==> flow/design.v <==
module p_datapath
	(clk, counter, data_ina, data_inb, data_rdy,key_ina, key_inb, cipher_out);
input clk, data_ina, data_inb;
input [1:0] data_rdy;
input [7:0] counter;
input [63:0] key_ina, key_inb;	
output [127:0] cipher_out;
wire [63:0] Xout_a, Xout_b, Yout_a, Yout_b;
data_share2 share_a(.clk(clk), .data_rdy(data_rdy), .counter(counter[0]), .data_in(data_ina), 
						 .key_in(key_ina), .X_out(Xout_a), .Y_out(Yout_a), .Y_in(Yout_b));				 
data_share2 share_b(.clk(clk), .data_rdy(data_rdy), .counter(counter[0]), .data_in(data_inb), 
						 .key_in(key_inb), .X_out(Xout_b), .Y_out(Yout_b), .Y_in(Yout_a));
wire [127:0] res1, res2;
reg sel1, sel2;
always @(*) begin
	if (134 <= counter) begin
		sel1 <= 1;
		sel2 <= 1;
	end
	else begin		
		sel1 <= 0;
		sel2 <= 0;
	end
end
quick_mux_128 SHARE_A_OUT_MUX_128( .in1({Xout_a, Yout_a}), .in2(128'd0), .out(res1), .sel(sel1) );
quick_mux_128 SHARE_B_OUT_MUX_128( .in1({Xout_b, Yout_b}), .in2(128'd0), .out(res2), .sel(sel2) );
assign cipher_out = res1 ^ res2;
endmodule  
module data_share2(clk, data_rdy, counter, data_in,key_in, X_out, Y_out, Y_in);
input clk, counter, data_in;
input [63:0] key_in;
input [1:0] data_rdy;	
input [63:0] Y_in;
output [63:0] X_out, Y_out;
reg [63:0] X, Y;
wire [63:0] XL1_1, XL2_1, XL8_1;
assign XL1_1 = {X[62:0], X[63]}; 
assign XL2_1 = {X[61:0], X[63:62]}; 
assign XL8_1 = {X[55:0], X[63:56]}; 
wire [63:0] YL1_1, YL8_2;
assign YL1_1 = {Y[62:0], Y[63]}; 
assign YL8_2 = {Y_in[55:0], Y_in[63:56]}; 
wire [63:0] sout1, sout2;
sub1 s1(Y, XL2_1, XL8_1, XL1_1, sout1);
sub1 s2(X, key_in, YL1_1, YL8_2, sout2);
always@(posedge clk)
begin
   if(data_rdy ==1) begin
		{X, Y} <= {data_in, X, Y[63:1]};
	end
	else if(data_rdy ==3) begin			
		if (counter == 1'b0) begin							
			X <= sout1 ;
			Y <= X;
		end
		else begin
			X <= sout2;
		end
	end
end
assign X_out = X;
assign Y_out = Y;
endmodule
module sub1(i1, i2, i3, i4, o1);
input [63:0] i1, i2, i3, i4;
output [63:0] o1;
wire [63:0] andout;
and4 a1(i3[3:0], i4[3:0], andout[3:0]);
and4 a2(i3[7:4], i4[7:4], andout[7:4]);
and4 a3(i3[11:8], i4[11:8], andout[11:8]);
and4 a4(i3[15:12], i4[15:12], andout[15:12]);
and4 a5(i3[19:16], i4[19:16], andout[19:16]);
and4 a6(i3[23:20], i4[23:20], andout[23:20]);
and4 a7(i3[27:24], i4[27:24], andout[27:24]);
and4 a8(i3[31:28], i4[31:28], andout[31:28]);
and4 a9(i3[35:32], i4[35:32], andout[35:32]);
and4 a10(i3[39:36], i4[39:36], andout[39:36]);
and4 a11(i3[43:40], i4[43:40], andout[43:40]);
and4 a12(i3[47:44], i4[47:44], andout[47:44]);
and4 a13(i3[51:48], i4[51:48], andout[51:48]);
and4 a14(i3[55:52], i4[55:52], andout[55:52]);
and4 a15(i3[59:56], i4[59:56], andout[59:56]);
and4 a16(i3[63:60], i4[63:60], andout[63:60]);
assign o1 = i1 ^ i2 ^ andout;
endmodule
module and4(a1, a2, andout);
input [3:0] a1,a2;
output [3:0] andout;
assign andout = a1 & a2;
endmodule
module quick_mux_128(in1, in2, out, sel);
input [127:0] in1,in2;
input sel;
output [127:0] out;
assign out = sel?(in1):in2;
endmodule	
`timescale 1ns / 1ps
module p_keysch10(clk, counter, data_in, data_rdy, key_out);
input clk, data_in;
input [1:0] data_rdy;
input [7:0] counter;
output [63:0] key_out;
reg [63:0] KX, KY;
localparam [0:67] Z = 68'b10101111011100000011010010011000101000010001111110010110110011101011;
localparam [63:0] c = 64'hfffffffffffffffc;
always@(posedge clk)
begin
	if(data_rdy == 2) begin
		{KX, KY} <= {data_in, KX, KY[63:1]};
	end
	else if(data_rdy == 3) begin
		if(counter[0] == 1'b1) begin
			KX <= c ^ Z[counter[7:1]] ^ KY ^ {KX[2:0],KX[63:3]} ^ {KX[3:0],KX[63:4]};
			KY <= KX;
		end
	end
end
assign key_out = KY ;
endmodule
`timescale 1ns / 1ps
module p_keysch11(clk, counter, data_in, data_rdy, key_out);
input clk, data_in;
input [1:0] data_rdy;
input [7:0] counter;
output [63:0] key_out;
reg [63:0] KX, KY;
always@(posedge clk)
begin
	if(data_rdy ==2) begin
		{KX, KY} <= {data_in, KX, KY[63:1]};
	end
	else if(data_rdy ==3) begin
		if(counter[0] == 1'b1) begin
			KX <= KY ^ {KX[2:0],KX[63:3]} ^ {KX[3:0],KX[63:4]};
			KY <= KX;
		end
	end
end
assign key_out = KY ;
endmodule
`timescale 1ns / 1ps
module simon2share(clk, data_ina, data_inb, data_rdy, cipher_out, Done);
input clk;
input data_ina, data_inb;
input [1:0] data_rdy;
output [127:0] cipher_out;
output reg Done;
reg [7:0] counter;
wire [63:0] keya, keyb;
always@(posedge clk)
begin
	if(data_rdy==0) begin
		counter <= 0;
	end
	else if(data_rdy ==3) begin			
		counter <= counter + 1;
	end
end
always @(posedge clk) begin
	if(data_rdy == 3 && (counter == 135))
		Done <= 1;			
	else
		Done <= 0;
end
p_datapath mydatapath(.clk(clk), .counter(counter), 
							 .data_ina(data_ina), .data_inb(data_inb),
							 .data_rdy(data_rdy), 
							 .key_ina(keya), .key_inb(keyb), 
							 .cipher_out(cipher_out));
p_keysch10 mykeysch_a(.clk(clk), .counter(counter), 
							 .data_in(data_ina), .data_rdy(data_rdy), .key_out(keya));
p_keysch11 mykeysch_b(.clk(clk), .counter(counter), 
							 .data_in(data_inb), .data_rdy(data_rdy), .key_out(keyb));						 
endmodule
== Reports on simon2share ==
What the tools print for simon2share, step after step.
Lines are those of the file above, counted from 1.
Operators: Yosys type, input widths -> output width; for muxes data width and select width s.
Library cell names are shortened.
A cell with n/a has no value.
Set-up
  top: simon2share
  clock input: clk
  cell library: sky130hd
  library corner: tt_025C_1v80

== Elaborated design ==
Counts by Yosys on the flattened word-level netlist (proc, flatten, opt, wreduce; memories kept). Register bits leave out memories and registers merged into their read ports (data or address). Print and check cells are left out. Cells with the same type and inputs are merged into one.
Bit counts
  register bits: 521
  input bits: 5
  output and inout bits: 129
  word-level cells: 132
Operators by class
  $add $sub $neg: 2
  $lt $le $gt $ge: 1
  equality and inequality tests: 5
  shifts and indexed selects: 1
  multiplexer cells: 28
  bitwise logic cells: 78
  reductions and logical operators: 7
Operators by type and width (number)
  $mux 64: 24
  $xor 64x64->64: 13
  $and 4x4->4: 64
  $mux 128: 2
  $xor 128x128->128: 1
  $shiftx 68x32->1 const A: 1
  $sub 7x7->8 const A: 1
  $add 8x1->8 const B: 1
  $le 8x8->1 const A: 1
  $eq 8x8->1 const B: 1
  $reduce_bool 2->1: 3
  $eq 2x2->1 const B: 2
  $reduce_and 2->1: 2
  $eq 2x1->1 const B: 1
  $ne 2x1->1 const B: 1
  $logic_not 2->1: 1
  $mux 1: 2
  $logic_and 1x1->1: 1

== Depth ==
Depth = most cells in a row (Yosys ltp): at word level without a register or memory, in the mapped netlist without a sequential cell, where the memories' decode and read muxes count.
Logic depth
  depth after elaboration: 8
  ABC_AREA: 1
  depth in mapped cells: 15
  mapped depth without buffers: 14

== Netlist ==
The flow's flattened synthesis, as Yosys stat reports it; memories are mapped. The netlist is that of the ABC_AREA named above (0 if unset); the other value can give another one.
The area totals of this step are shown rounded.
Mapped netlist
  cell count: 3986
  synthesis area: 0.0335 mm^2
  sequential part of the area: 0.0156 mm^2
  flip-flops: 521
  buffer cells: 285
Cells by type
  edfxtp_1: number 512, total area 1.54E+04 um^2
  nand2_1: number 1111, total area 4170.25 um^2
  xor2_1: number 381, total area 3336.95 um^2
  o21ai_0: number 306, total area 1.53E+03 um^2
  a21oi_1: number 255, total area 1.28E+03 um^2
  xnor2_1: number 136, total area 1.19E+03 um^2
  inv_1: number 306, total area 1.15E+03 um^2
  nor2_1: number 298, total area 1.12E+03 um^2
  a31oi_1: number 132, total area 825.792 um^2
  clkbuf_1: number 189, total area 709.43 um^2
  nor3b_2: number 55, total area 688.16 um^2
  buf_2: number 80, total area 400.384 um^2
  o22ai_1: number 60, total area 375.36 um^2
  o221ai_1: number 30, total area 262.752 um^2
  a22oi_1: number 34, total area 255.245 um^2
  nand3_1: number 43, total area 215.206 um^2
  dfxtp_1: number 9, total area 180.173 um^2
  buf_6: number 7, total area 78.826 um^2
Not listed: further types 17, cells in them 42.

== Path before layout ==
OpenSTA on the mapped netlist: ideal clock, no wires. The path of least setup slack (recovery checks aside). Input and output delay are each 20% of the period. Register names are those of the netlist, which keeps one name where synthesis merged equal registers.
Timing post-synthesis
  path kind: input-to-reg
  start: in data_rdy[0]
  end: reg mykeysch_a.KX[0]
  clock period: 5.0 ns
  input delay: 1.000 ns
  setup time: 0.957 ns
  time at the first pin: 1.000 ns
  data arrival time: 13.465 ns
  data required time: 4.043 ns
  setup slack: -9.422 ns
  delay of the path: 13.422 ns
  driving pins on the path: 2
  buffers on the path: 1
  period reached after synthesis: 14.422 ns
"delay of the path" is the arrival time less input delay plus setup time.
"driving pins on the path" counts driving pins, that of a launching flip-flop among them; a cell with two outputs on the path counts twice.
"period reached after synthesis" is the clock period less the worst setup slack; recovery checks do not enter. This is arithmetic on one report: input and output delays are still those of the set period (20% each).
Between the ends stands the longest chain of elaborated cells between them, by number of cells; it is not shown to be the way that was timed. Of several equally long chains one is given.
Each line given opens the expression or statement behind the cell; cells for indexed reads and writes are added by Yosys, which also makes memories of some case tables.
Only ways into the end's enable, where the timed path ends, are counted here.
On the way, post-synthesis
  path through: buf_4 > a21oi_1
  length of the longest elaborated chain: 3
  elaborated cells between the ends (all ways): 5
  classes of those cells: eq/ne: 2; reduce/logical: 3
Ends and longest elaborated chain, post-synthesis
  start, declared: line 145  | input [1:0] data_rdy;
  $eq 2x2->1: line 111  | else if(data_rdy == 3) begin
  $reduce_bool 2->1
  $reduce_and 2->1
  end, assigned: line 113  | KX <= c ^ Z[counter[7:1]] ^ KY ^ {KX[2:0],KX[63:3]} ^ {KX[3:0],KX[63:4]};
  end, declared: line 103  | reg [63:0] KX, KY;

== Timing after layout ==
Path of least setup slack in the final report of stored run 1 (OpenROAD, finished layout, wires in). Where an end is a register, its clock arrival counts in the times.
Timing post-layout
  path kind: reg-to-output
  start: reg counter[3]
  end: out cipher_out[27]
  clock period: 5.67 ns
  output delay: 1.13 ns
  time at the first pin: 0.64 ns
  data arrival time: 3.63 ns
  data required time: 4.54 ns
  setup slack: 0.90 ns
  driving pins on the path: 11
  buffers on the path: 4
Between the ends stands the longest chain of elaborated cells between them, by number of cells; it is not shown to be the way that was timed. Of several equally long chains one is given.
On the way, post-layout
  path through: dfxtp_1 > inv_1 > nand3_2 > nand2_4 > o31ai_2 > a21oi_4 > buf_8 > buf_16 > buf_4 > nor3b_2 > clkdlybuf4s50_1
  length of the longest elaborated chain: 4
  elaborated cells between the ends (all ways): 5
  RTL lines with such cells: 3
  classes of those cells: compare: 1; mux: 3; logic: 1
Ends and longest elaborated chain, post-layout
  start, declared: line 148  | reg [7:0] counter;
  start, assigned: line 153  | counter <= 0;
  start, assigned: line 156  | counter <= counter + 1;
  $le 8x8->1: line 16  | if (134 <= counter) begin
  $mux 1: line 16
  $mux 128: line 95  | assign out = sel?(in1):in2;
  $xor 128x128->128: line 27  | assign cipher_out = res1 ^ res2;
  end, declared: line 146  | output [127:0] cipher_out;

Appendix: measured runs

Measured results for simon2share: 5 stored runs of the Yosys and OpenROAD flow on sky130hd. The settings differ; the order carries no meaning. The constraints put input and output delay at 20% of the set period each and load the outputs with 0.01 pF.
"achieved clock period" means the clock period less the worst setup slack. The figure is calculated, with input and output delays left at 20% of the set period.
"worst setup path time" means the part of the period allowed to the worst setup path (the constraints hold back 20% at inputs and 20% at outputs) less its slack; where the path has registers, the arrival times of their clocks count too.
By "power" is meant OpenSTA's value without simulated activity: inputs other than the clock are taken to toggle once in ten clock periods, and the tool carries that through the logic.
The results are shown rounded.

Stored run 1
==> flow/run.sh <==
#!/bin/bash
# the make line also repeats the synthesis and layout settings of config.mk as NAME=value (left out here)
make -C /OpenROAD-flow-scripts/flow DESIGN_CONFIG=/design/flow/config.mk WORK_HOME=/design/flow/orfs CLKGATE_MAP_FILE= finish
==> flow/config.mk <==
export PLATFORM = sky130hd
export DESIGN_NAME = simon2share
export DESIGN_NICKNAME = simon2share
export VERILOG_FILES = /design/flow/design.v
export SDC_FILE = /design/flow/constraint.sdc
export NUM_CORES = 4
export LEC_CHECK = 0
export ABC_AREA = 1
export CAP_MARGIN = 20
export CORE_ASPECT_RATIO = 1.05
export CORE_MARGIN = 2
export CORE_UTILIZATION = 15
export CTS_CLUSTER_SIZE = 68
export GPL_ROUTABILITY_DRIVEN = 1
export SLEW_MARGIN = 20
export TNS_END_PERCENT = 35
==> flow/constraint.sdc <==
create_clock -name core_clock -period 5.67 [get_ports {clk}]
set_input_delay 1.1340 -clock core_clock [delete_from_list [all_inputs] [get_ports {clk}]]
set_output_delay 1.1340 -clock core_clock [all_outputs]
set_load 0.01 [all_outputs]

==> results of stored run 1 <==
chip area after synthesis (Yosys): 0.0335 mm^2
die area: 0.227 mm^2
standard-cell area of the final layout: 0.0394 mm^2
utilization: 17.8 %
worst setup slack after layout: 0.903 ns
total negative slack: 0.000 ns
worst hold slack: 0.507 ns
power: 16000 uW
achieved clock period: 4.767 ns
worst setup path time: 3.63 ns
worst setup path kind: reg-to-output

Stored run 2
==> flow/run.sh <==
#!/bin/bash
# the make line also repeats the synthesis and layout settings of config.mk as NAME=value (left out here)
make -C /OpenROAD-flow-scripts/flow DESIGN_CONFIG=/design/flow/config.mk WORK_HOME=/design/flow/orfs CLKGATE_MAP_FILE= finish
==> flow/config.mk <==
export PLATFORM = sky130hd
export DESIGN_NAME = simon2share
export DESIGN_NICKNAME = simon2share
export VERILOG_FILES = /design/flow/design.v
export SDC_FILE = /design/flow/constraint.sdc
export NUM_CORES = 4
export LEC_CHECK = 0
export ABC_AREA = 1
export CAP_MARGIN = 5
export CELL_PAD_IN_SITES_DETAIL_PLACEMENT = 0
export CORE_MARGIN = 2
export CORE_UTILIZATION = 28
export CTS_CLUSTER_DIAMETER = 245
export GPL_ROUTABILITY_DRIVEN = 0
export GPL_TIMING_DRIVEN = 1
export MIN_ROUTING_LAYER = met1
export PLACE_DENSITY = 0.36
export SETUP_SLACK_MARGIN = 0.73
export SLEW_MARGIN = 35
==> flow/constraint.sdc <==
create_clock -name core_clock -period 2.56 [get_ports {clk}]
set_input_delay 0.5120 -clock core_clock [delete_from_list [all_inputs] [get_ports {clk}]]
set_output_delay 0.5120 -clock core_clock [all_outputs]
set_load 0.01 [all_outputs]

==> results of stored run 2 <==
chip area after synthesis (Yosys): 0.0335 mm^2
die area: 0.122 mm^2
standard-cell area of the final layout: 0.0404 mm^2
utilization: 34.2 %
worst setup slack after layout: -0.361 ns
total negative slack: -30.3 ns
worst hold slack: 0.399 ns
power: 38000 uW
achieved clock period: 2.921 ns
worst setup path time: 2.41 ns
worst setup path kind: reg-to-output

Stored run 3
==> flow/run.sh <==
#!/bin/bash
# the make line also repeats the synthesis and layout settings of config.mk as NAME=value (left out here)
make -C /OpenROAD-flow-scripts/flow DESIGN_CONFIG=/design/flow/config.mk WORK_HOME=/design/flow/orfs CLKGATE_MAP_FILE= finish
==> flow/config.mk <==
export PLATFORM = sky130hd
export DESIGN_NAME = simon2share
export DESIGN_NICKNAME = simon2share
export VERILOG_FILES = /design/flow/design.v
export SDC_FILE = /design/flow/constraint.sdc
export NUM_CORES = 4
export LEC_CHECK = 0
export CAP_MARGIN = 20
export CELL_PAD_IN_SITES_DETAIL_PLACEMENT = 1
export CORE_MARGIN = 2
export CORE_UTILIZATION = 40
export CTS_CLUSTER_SIZE = 100
export GPL_ROUTABILITY_DRIVEN = 0
export MAX_ROUTING_LAYER = met4
export PLACE_DENSITY = 0.6
export SLEW_MARGIN = 5
==> flow/constraint.sdc <==
create_clock -name core_clock -period 5.0 [get_ports {clk}]
set_input_delay 1.0000 -clock core_clock [delete_from_list [all_inputs] [get_ports {clk}]]
set_output_delay 1.0000 -clock core_clock [all_outputs]
set_load 0.01 [all_outputs]

==> results of stored run 3 <==
chip area after synthesis (Yosys): 0.0327 mm^2
die area: 0.0841 mm^2
standard-cell area of the final layout: 0.0369 mm^2
utilization: 45.7 %
worst setup slack after layout: 0.432 ns
total negative slack: 0.000 ns
worst hold slack: 0.613 ns
power: 21300 uW
achieved clock period: 4.568 ns
worst setup path time: 3.57 ns
worst setup path kind: reg-to-output

Stored run 4
==> flow/run.sh <==
#!/bin/bash
# the make line also repeats the synthesis and layout settings of config.mk as NAME=value (left out here)
make -C /OpenROAD-flow-scripts/flow DESIGN_CONFIG=/design/flow/config.mk WORK_HOME=/design/flow/orfs CLKGATE_MAP_FILE= finish
==> flow/config.mk <==
export PLATFORM = sky130hd
export DESIGN_NAME = simon2share
export DESIGN_NICKNAME = simon2share
export VERILOG_FILES = /design/flow/design.v
export SDC_FILE = /design/flow/constraint.sdc
export NUM_CORES = 4
export LEC_CHECK = 0
export ABC_AREA = 1
export CAP_MARGIN = 35
export CELL_PAD_IN_SITES_DETAIL_PLACEMENT = 1
export CELL_PAD_IN_SITES_GLOBAL_PLACEMENT = 0
export CORE_ASPECT_RATIO = 1.79
export CORE_MARGIN = 2
export CORE_UTILIZATION = 28
export CTS_CLUSTER_DIAMETER = 323
export CTS_CLUSTER_SIZE = 47
export GPL_ROUTABILITY_DRIVEN = 0
export GPL_TIMING_DRIVEN = 0
export MAX_ROUTING_LAYER = met4
export PLACE_DENSITY_LB_ADDON = 0.07
export SETUP_SLACK_MARGIN = 0.33
export SLEW_MARGIN = 5
==> flow/constraint.sdc <==
create_clock -name core_clock -period 6.65 [get_ports {clk}]
set_input_delay 1.3300 -clock core_clock [delete_from_list [all_inputs] [get_ports {clk}]]
set_output_delay 1.3300 -clock core_clock [all_outputs]
set_load 0.01 [all_outputs]

==> results of stored run 4 <==
chip area after synthesis (Yosys): 0.0335 mm^2
die area: 0.122 mm^2
standard-cell area of the final layout: 0.0376 mm^2
utilization: 31.7 %
worst setup slack after layout: 1.73 ns
total negative slack: 0.000 ns
worst hold slack: 0.529 ns
power: 12400 uW
achieved clock period: 4.924 ns
worst setup path time: 3.59 ns
worst setup path kind: reg-to-output

Stored run 5
==> flow/run.sh <==
#!/bin/bash
# the make line also repeats the synthesis and layout settings of config.mk as NAME=value (left out here)
make -C /OpenROAD-flow-scripts/flow DESIGN_CONFIG=/design/flow/config.mk WORK_HOME=/design/flow/orfs CLKGATE_MAP_FILE= finish
==> flow/config.mk <==
export PLATFORM = sky130hd
export DESIGN_NAME = simon2share
export DESIGN_NICKNAME = simon2share
export VERILOG_FILES = /design/flow/design.v
export SDC_FILE = /design/flow/constraint.sdc
export NUM_CORES = 4
export LEC_CHECK = 0
export CAP_MARGIN = 20
export CORE_MARGIN = 2
export CORE_UTILIZATION = 40
export PLACE_DENSITY = 0.6
export SLEW_MARGIN = 20
==> flow/constraint.sdc <==
create_clock -name core_clock -period 7.35 [get_ports {clk}]
set_input_delay 1.4700 -clock core_clock [delete_from_list [all_inputs] [get_ports {clk}]]
set_output_delay 1.4700 -clock core_clock [all_outputs]
set_load 0.01 [all_outputs]

==> results of stored run 5 <==
chip area after synthesis (Yosys): 0.0327 mm^2
die area: 0.0841 mm^2
standard-cell area of the final layout: 0.0364 mm^2
utilization: 45.1 %
worst setup slack after layout: 2.01 ns
total negative slack: 0.000 ns
worst hold slack: 0.609 ns
power: 14000 uW
achieved clock period: 5.345 ns
worst setup path time: 3.87 ns
worst setup path kind: reg-to-output
